==> flow/design.v <==
module ALU(
    input [31:0] A, B,
    input [2:0] ALUControl,
    output Carry, OverFlow, Zero, Negative,
    output [31:0] Result
);
    wire [31:0] B_inv;
    wire [32:0] Sum_result;
    wire is_sub;
    assign is_sub = (ALUControl == 3'b001);
    assign B_inv = is_sub ? ~B : B;
    assign Sum_result = A + B_inv + is_sub;
    reg [31:0] Result_reg;
    reg Cout_reg, OverFlow_reg;
    always @(*) begin
        Result_reg = 32'h0;
        Cout_reg = 1'b0;
        OverFlow_reg = 1'b0;
        case (ALUControl)
            3'b000: begin  
                Result_reg = Sum_result[31:0];
                Cout_reg = Sum_result[32];
                OverFlow_reg = (A[31] == B[31]) && (Result_reg[31] != A[31]);
            end
            3'b001: begin  
                Result_reg = Sum_result[31:0];
                Cout_reg = Sum_result[32];
                OverFlow_reg = (A[31] != B[31]) && (Result_reg[31] != A[31]);
            end
            3'b010: Result_reg = A & B;    
            3'b011: Result_reg = A | B;    
            3'b100: Result_reg = A ^ B;    
            3'b101: Result_reg = ($signed(A) < $signed(B)) ? 32'b1 : 32'b0;  
            3'b110: Result_reg = A << B[4:0];  
            3'b111: Result_reg = A >> B[4:0];  
            default: Result_reg = 32'h0;
        endcase
    end
    assign Result   = Result_reg;
    assign Zero     = (Result_reg == 32'b0);
    assign Negative = Result_reg[31];
    assign Carry    = Cout_reg;
    assign OverFlow = OverFlow_reg;
endmodule
`timescale 1ns / 1ps
module ALU_ft (
    input              clk,
    input              rst,
    input      [31:0]  A,
    input      [31:0]  B,
    input      [2:0]   ALUControl,
    output reg [31:0]  Result,
    output reg         Zero,
    output reg         Carry,
    output reg         OverFlow,
    output reg         Negative,
    output reg         fault_detected_out
);
    wire [31:0] alu_res;
    wire alu_z, alu_c, alu_v, alu_n;
    ALU u_alu (
        .A(A),
        .B(B),
        .ALUControl(ALUControl),
        .Result(alu_res),
        .Zero(alu_z),
        .Carry(alu_c),
        .OverFlow(alu_v),
        .Negative(alu_n)
    );
    reg [31:0] res_t1;
    reg [31:0] res_t2;
    localparam STAGE1 = 2'b00;
    localparam STAGE2 = 2'b01;
    localparam STAGE3 = 2'b10;
    reg [1:0] state;
    always @(posedge clk or negedge rst) begin
        if (!rst) begin
            state              <= STAGE1;
            fault_detected_out <= 1'b0;
            res_t1             <= 32'b0;
            res_t2             <= 32'b0;
            Result             <= 32'b0;
            Zero               <= 1'b0;
            Carry              <= 1'b0;
            OverFlow           <= 1'b0;
            Negative           <= 1'b0;
        end
        else begin
            case (state)
                STAGE1: begin
                    res_t1 <= alu_res;           
                    fault_detected_out <= 1'b0;
                    state <= STAGE2;
                end
                STAGE2: begin
                    res_t2 <= alu_res;           
                    if (res_t2 == res_t1) begin
                        Result   <= alu_res;
                        Zero     <= alu_z;
                        Carry    <= alu_c;
                        OverFlow <= alu_v;
                        Negative <= alu_n;
                        state    <= STAGE1;
                    end
                    else begin
                        fault_detected_out <= 1'b1;
                        state <= STAGE3;
                    end
                end
                STAGE3: begin
                    Result   <= alu_res;
                    Zero     <= alu_z;
                    Carry    <= alu_c;
                    OverFlow <= alu_v;
                    Negative <= alu_n;
                    state <= STAGE1;
                end
            endcase
        end
    end
endmodule
### Reports on ALU_ft

The steps from the RTL of ALU_ft to its reports follow in flow order.
Lines are those of the file above, counted from 1.
Operators carry their Yosys type and port widths (W data, S select, Z words).
Cell names lack the library's common part.
The mark n/a stands for no value.

| set-up | value |
|---|---|
| top | ALU_ft |
| clock port | clk |
| standard-cell library | sky130hd |
| library corner | tt_025C_1v80 |

### Elaborated design

Yosys after proc, flatten, opt, wreduce and memory -nomap, before mapping. Memory bits, and registers merged into a memory's read port (data or address), are not among the register bits. Print and check cells are not counted. Equal cells are merged and count once.

| storage and ports | value |
|---|---|
| bits in registers | 103 |
| input port bits | 69 |
| word-level cells | 64 |

| cells by class | value |
|---|---|
| add/subtract/negate cells | 2 |
| $lt $le $gt $ge | 1 |
| eq/ne operators | 15 |
| shift-type cells | 2 |
| multiplexer cells | 19 |
| bitwise gates (word level) | 4 |
| reductions and logical operators | 12 |

Operators with widths:

| cell | number |
|---|---|
| $pmux W32 S7 | 1 |
| $pmux W32 S2 | 1 |
| $mux W32 | 2 |
| $add A32 B32 Y33 | 1 |
| $add A33 B1 Y33 | 1 |
| $lt A32 B32 Y1 | 1 |
| $eq A32 B32 Y1 | 1 |
| $and A32 B32 Y32 | 1 |
| $or A32 B32 Y32 | 1 |
| $xor A32 B32 Y32 | 1 |
| $shl A32 B5 Y32 | 1 |
| $shr A32 B5 Y32 | 1 |
| $not A32 Y32 | 1 |
| $logic_not A32 Y1 | 1 |
| $eq A3 B3 Y1 const B | 4 |
| $pmux W1 S2 | 6 |
| $eq A3 B2 Y1 const B | 2 |
| $reduce_or A6 Y1 | 1 |
| $pmux W2 S3 | 1 |
| $mux W1 | 6 |
| $ne A2 B2 Y1 const B | 2 |
| $reduce_and A2 Y1 | 2 |
| $reduce_bool A2 Y1 | 2 |
| $eq A3 B1 Y1 const B | 1 |
| $logic_not A3 Y1 | 1 |
| $reduce_bool A3 Y1 | 1 |
| $pmux W1 S3 | 1 |
| $ne A1 B1 Y1 | 2 |

Other operator kinds: 7; their cells: 8.

### Logic depth

Yosys ltp: most cells in a row. Word level: on the elaborated netlist, between registers, memories and ports. Mapped: between sequential cells and ports; inverters and the memories' decode and read muxes count.

| logic depth | value |
|---|---|
| depth after elaboration | 9 |
| ABC_AREA | 0 |
| gate-level depth with buffers | 21 |
| gate-level depth less buffers | 16 |

### Synthesis result

The flow's flattened synthesis, as Yosys stat reports it; memories are mapped. The netlist is that of the ABC_AREA named above (0 if unset); the other value can give another one.
Totals and module areas in this step are rounded.

| mapped netlist | value |
|---|---|
| mapped cells | 1,545 |
| mapped area | 0.0132 mm^2 |
| area of sequential cells | 0.00258 mm^2 |
| flip-flop cells | 103 |
| buffer cells | 111 |

Cells by type:

| cell type | number |
|---|---|
| dfrtp_1 | 102 |
| ha_1 | 128 |
| mux4_2 | 53 |
| mux2_2 | 74 |
| a21oi_1 | 128 |
| nor2_1 | 139 |
| mux2i_1 | 51 |
| nand2_1 | 116 |
| xor2_1 | 45 |
| xnor2_1 | 40 |
| inv_1 | 90 |
| o21ai_0 | 62 |
| clkbuf_1 | 70 |
| a22oi_1 | 31 |
| a211oi_1 | 22 |
| nor3_1 | 33 |
| o211ai_1 | 21 |
| o22ai_1 | 25 |

Not listed: further types 71, cells in them 315.
The figures by module come from a second, unflattened synthesis with its own total; it is not the netlist above.

| second synthesis, totals | value |
|---|---|
| cell total of the unflattened synthesis | 1,566 |
| area total of the unflattened synthesis | 0.0139 mm^2 |

Each row is one instance without its submodules.

Modules:

| module | instances | cells | area (mm^2) | seq. area (mm^2) |
|---|---|---|---|---|
| ALU | 1 | 1,300 | 0.00961 | 0 |
| ALU_ft | 1 | 266 | 0.00433 | 0.0026 |

### Timing after synthesis

OpenSTA on the mapped netlist: ideal clock, no wires. The path of least setup slack (recovery checks aside). Input and output delay are each 20% of the period. Register names are those of the netlist, which keeps one name where synthesis merged equal registers.

| path after synthesis | value |
|---|---|
| kind | input-to-reg |
| from | input port ALUControl[2] |
| to | register Zero |
| period | 6.0 ns |
| external input delay | 1.200 ns |
| library setup time | 0.066 ns |
| time at the first pin | 1.200 ns |
| arrival time | 6.321 ns |
| data required time | 5.934 ns |
| setup slack | -0.388 ns |
| delay of the path | 5.187 ns |
| driving pins on the path | 20 |
| synthesis period reached | 6.388 ns |

"delay of the path" is the arrival time less input delay plus setup time.
"driving pins on the path" counts driving pins, that of a launching flip-flop among them; a cell with two outputs on the path counts twice.
"synthesis period reached" = period - worst setup slack (recovery checks aside). The figure is calculated, with input and output delays left at 20% of the set period.
Between the ends stands the longest chain of elaborated cells between them, by number of cells; it is not shown to be the way that was timed. Of several equally long chains one is given.
A line is the first line of the expression or statement that the cell stems from. Yosys adds cells for indexed reads and writes and turns some case tables into memories.
At most two assigning lines are given for a register; there are more.

| on the way, after synthesis | value |
|---|---|
| cell sequence | buf_2 or2_1 clkbuf_1 clkbuf_1 clkbuf_1 nor2_1 clkbuf_1 xnor2_1 ha_1 a21o_1 a2111oi_4 a211oi_2 a221o_1 a41o_1 xor2_1 o21a_1 or4_1 or4_1 nor4b_2 a41o_1 |
| length of the longest elaborated chain | 8 |
| elaborated cells on any way between the ends | 16 |
| those cells by class | 2 x add/sub; 7 x eq/ne; 4 x mux; 3 x reduce/logical |

RTL lines, path after synthesis:

| element | RTL line | RTL |
|---|---|---|
| start: declaration | 51 | `input      [2:0]   ALUControl,` |
| $eq A3 B1 Y1 | 10 | `assign is_sub = (ALUControl == 3'b001);` |
| $mux W32 | 11 | `assign B_inv = is_sub ? ~B : B;` |
| $add A32 B32 Y33 | 12 | `assign Sum_result = A + B_inv + is_sub;` |
| $add A33 B1 Y33 | 12 |  |
| $pmux W32 S7 | 19 | `case (ALUControl)` |
| $logic_not A32 Y1 | 40 | `assign Zero     = (Result_reg == 32'b0);` |
| $mux W1 | 98 | `if (res_t2 == res_t1) begin` |
| $pmux W1 S2 | 90 | `case (state)` |
| end: assignment | 100 | `Zero     <= alu_z;` |
| end: assignment | 113 | `Zero     <= alu_z;` |
| end: declaration | 53 | `output reg         Zero,` |

### Timing after layout

Path of least setup slack in the final report of run 2 (OpenROAD, finished layout, wires in). Where an end is a register, its clock arrival counts in the times.

| path post-layout | value |
|---|---|
| kind | input-to-reg |
| from | input port ALUControl[1] |
| to | register Zero |
| period | 3.45 ns |
| external input delay | 0.69 ns |
| library setup time | 0.06 ns |
| time at the first pin | 0.69 ns |
| arrival time | 4.99 ns |
| data required time | 3.74 ns |
| setup slack | -1.25 ns |
| driving pins on the path | 18 |

Between the ends stands the longest chain of elaborated cells between them, by number of cells; it is not shown to be the way that was timed. Of several equally long chains one is given.
At most two assigning lines are given for a register; there are more.

| on the way, post-layout | value |
|---|---|
| cell sequence | buf_6 or2_4 nor2_4 buf_12 buf_4 buf_6 xnor2_1 ha_1 or2_2 a21oi_1 o31ai_2 a41o_1 xor2_1 o21a_1 or4_4 or4_4 nor4b_4 a41o_1 |
| length of the longest elaborated chain | 8 |
| elaborated cells on any way between the ends | 16 |
| those cells by class | 2 x add/sub; 7 x eq/ne; 4 x mux; 3 x reduce/logical |

RTL lines, path post-layout:

| element | RTL line | RTL |
|---|---|---|
| start: declaration | 51 | `input      [2:0]   ALUControl,` |
| $eq A3 B1 Y1 | 10 | `assign is_sub = (ALUControl == 3'b001);` |
| $mux W32 | 11 | `assign B_inv = is_sub ? ~B : B;` |
| $add A32 B32 Y33 | 12 | `assign Sum_result = A + B_inv + is_sub;` |
| $add A33 B1 Y33 | 12 |  |
| $pmux W32 S7 | 19 | `case (ALUControl)` |
| $logic_not A32 Y1 | 40 | `assign Zero     = (Result_reg == 32'b0);` |
| $mux W1 | 98 | `if (res_t2 == res_t1) begin` |
| $pmux W1 S2 | 90 | `case (state)` |
| end: assignment | 100 | `Zero     <= alu_z;` |
| end: assignment | 113 | `Zero     <= alu_z;` |
| end: declaration | 53 | `output reg         Zero,` |

--- measured runs ---
Module ALU_ft, platform sky130hd: 6 stored runs of the flow (Yosys, OpenROAD) with differing settings, in no particular order. Input and output delays are each 20% of the period that was set; the output load is 0.01 pF.
"achieved clock period" means the clock period less the worst setup slack. The figure is calculated, with input and output delays left at 20% of the set period.
"allowed time less slack (worst setup path)": the worst setup path's part of the clock period (all of it between registers, 20% less for each end at a port) less its slack. A launch clock that arrives late makes it longer, a capture clock that arrives late makes it shorter.
Measured values are rounded.
Among the settings, . means not set for that run.
Results: . = not shown.

| run | CAP_MARGIN | CELL_PAD_IN_SITES_DETAIL_PLACEMENT | CELL_PAD_IN_SITES_GLOBAL_PLACEMENT | CORE_MARGIN | CTS_CLUSTER_DIAMETER | GPL_ROUTABILITY_DRIVEN | GPL_TIMING_DRIVEN | HOLD_SLACK_MARGIN | MIN_ROUTING_LAYER | SLEW_MARGIN | TNS_END_PERCENT | period_ns | CORE_UTILIZATION | MAX_ROUTING_LAYER | PLACE_DENSITY_LB_ADDON | SETUP_SLACK_MARGIN | ABC_AREA | CTS_CLUSTER_SIZE | setup total negative slack (ns) | allowed time less slack (worst setup path) (ns) | type of the worst setup path | post-synthesis cell area (mm^2) | total die area (mm^2) | utilization (%) | achieved clock period (ns) | worst slack on setup checks (ns) |
|---|---|---|---|---|---|---|---|---|---|---|---|---|---|---|---|---|---|---|---|---|---|---|---|---|---|---|
| run 1 | 15 | 2 | 2 | 6 | 212 | 1 | 0 | 0.25 | met2 | 20 | 25 | 6.0 | 40 | . | . | . | . | . | . | . | . | . | . | . | . | . |
| run 2 | 15 | 1 | . | 2 | . | 1 | . | . | . | 30 | . | 3.45 | 31 | met4 | 0.29 | 0.03 | . | . | -28.1 | 4.01 | input-to-reg | 0.0132 | 0.0443 | 50.1 | 4.701 | -1.25 |
| run 3 | 30 | 1 | 2 | 4 | 126 | 1 | 0 | 0.18 | met2 | 30 | 60 | 5.18 | 55 | met5 | 0.15 | . | 1 | 62 | . | . | . | . | . | . | . | . |
| run 4 | 30 | . | 1 | 4 | 290 | . | 1 | . | . | 30 | . | 5.3 | 68 | . | 0.26 | . | 1 | . | . | . | . | . | . | . | . | . |
| run 5 | 40 | 2 | 2 | 2 | . | 0 | 0 | 0.25 | met2 | 30 | 25 | 6.0 | 40 | . | . | 1.63 | . | . | . | . | . | . | . | . | . | . |
| run 6 | 30 | 1 | 2 | 4 | 126 | 1 | 0 | 0.18 | met2 | 30 | 60 | 5.18 | 48 | met4 | 0.15 | . | 1 | 36 | . | . | . | . | . | . | . | . |

Run 1: stopped before the end: routing reported GRT-0116
Run 3: stopped before the end: placement reported FLW-0024
Run 4: stopped before the end: placement reported FLW-0024
Run 5: stopped before the end: routing reported GRT-0116
Run 6: stopped before the end: placement reported FLW-0024
--- end ---
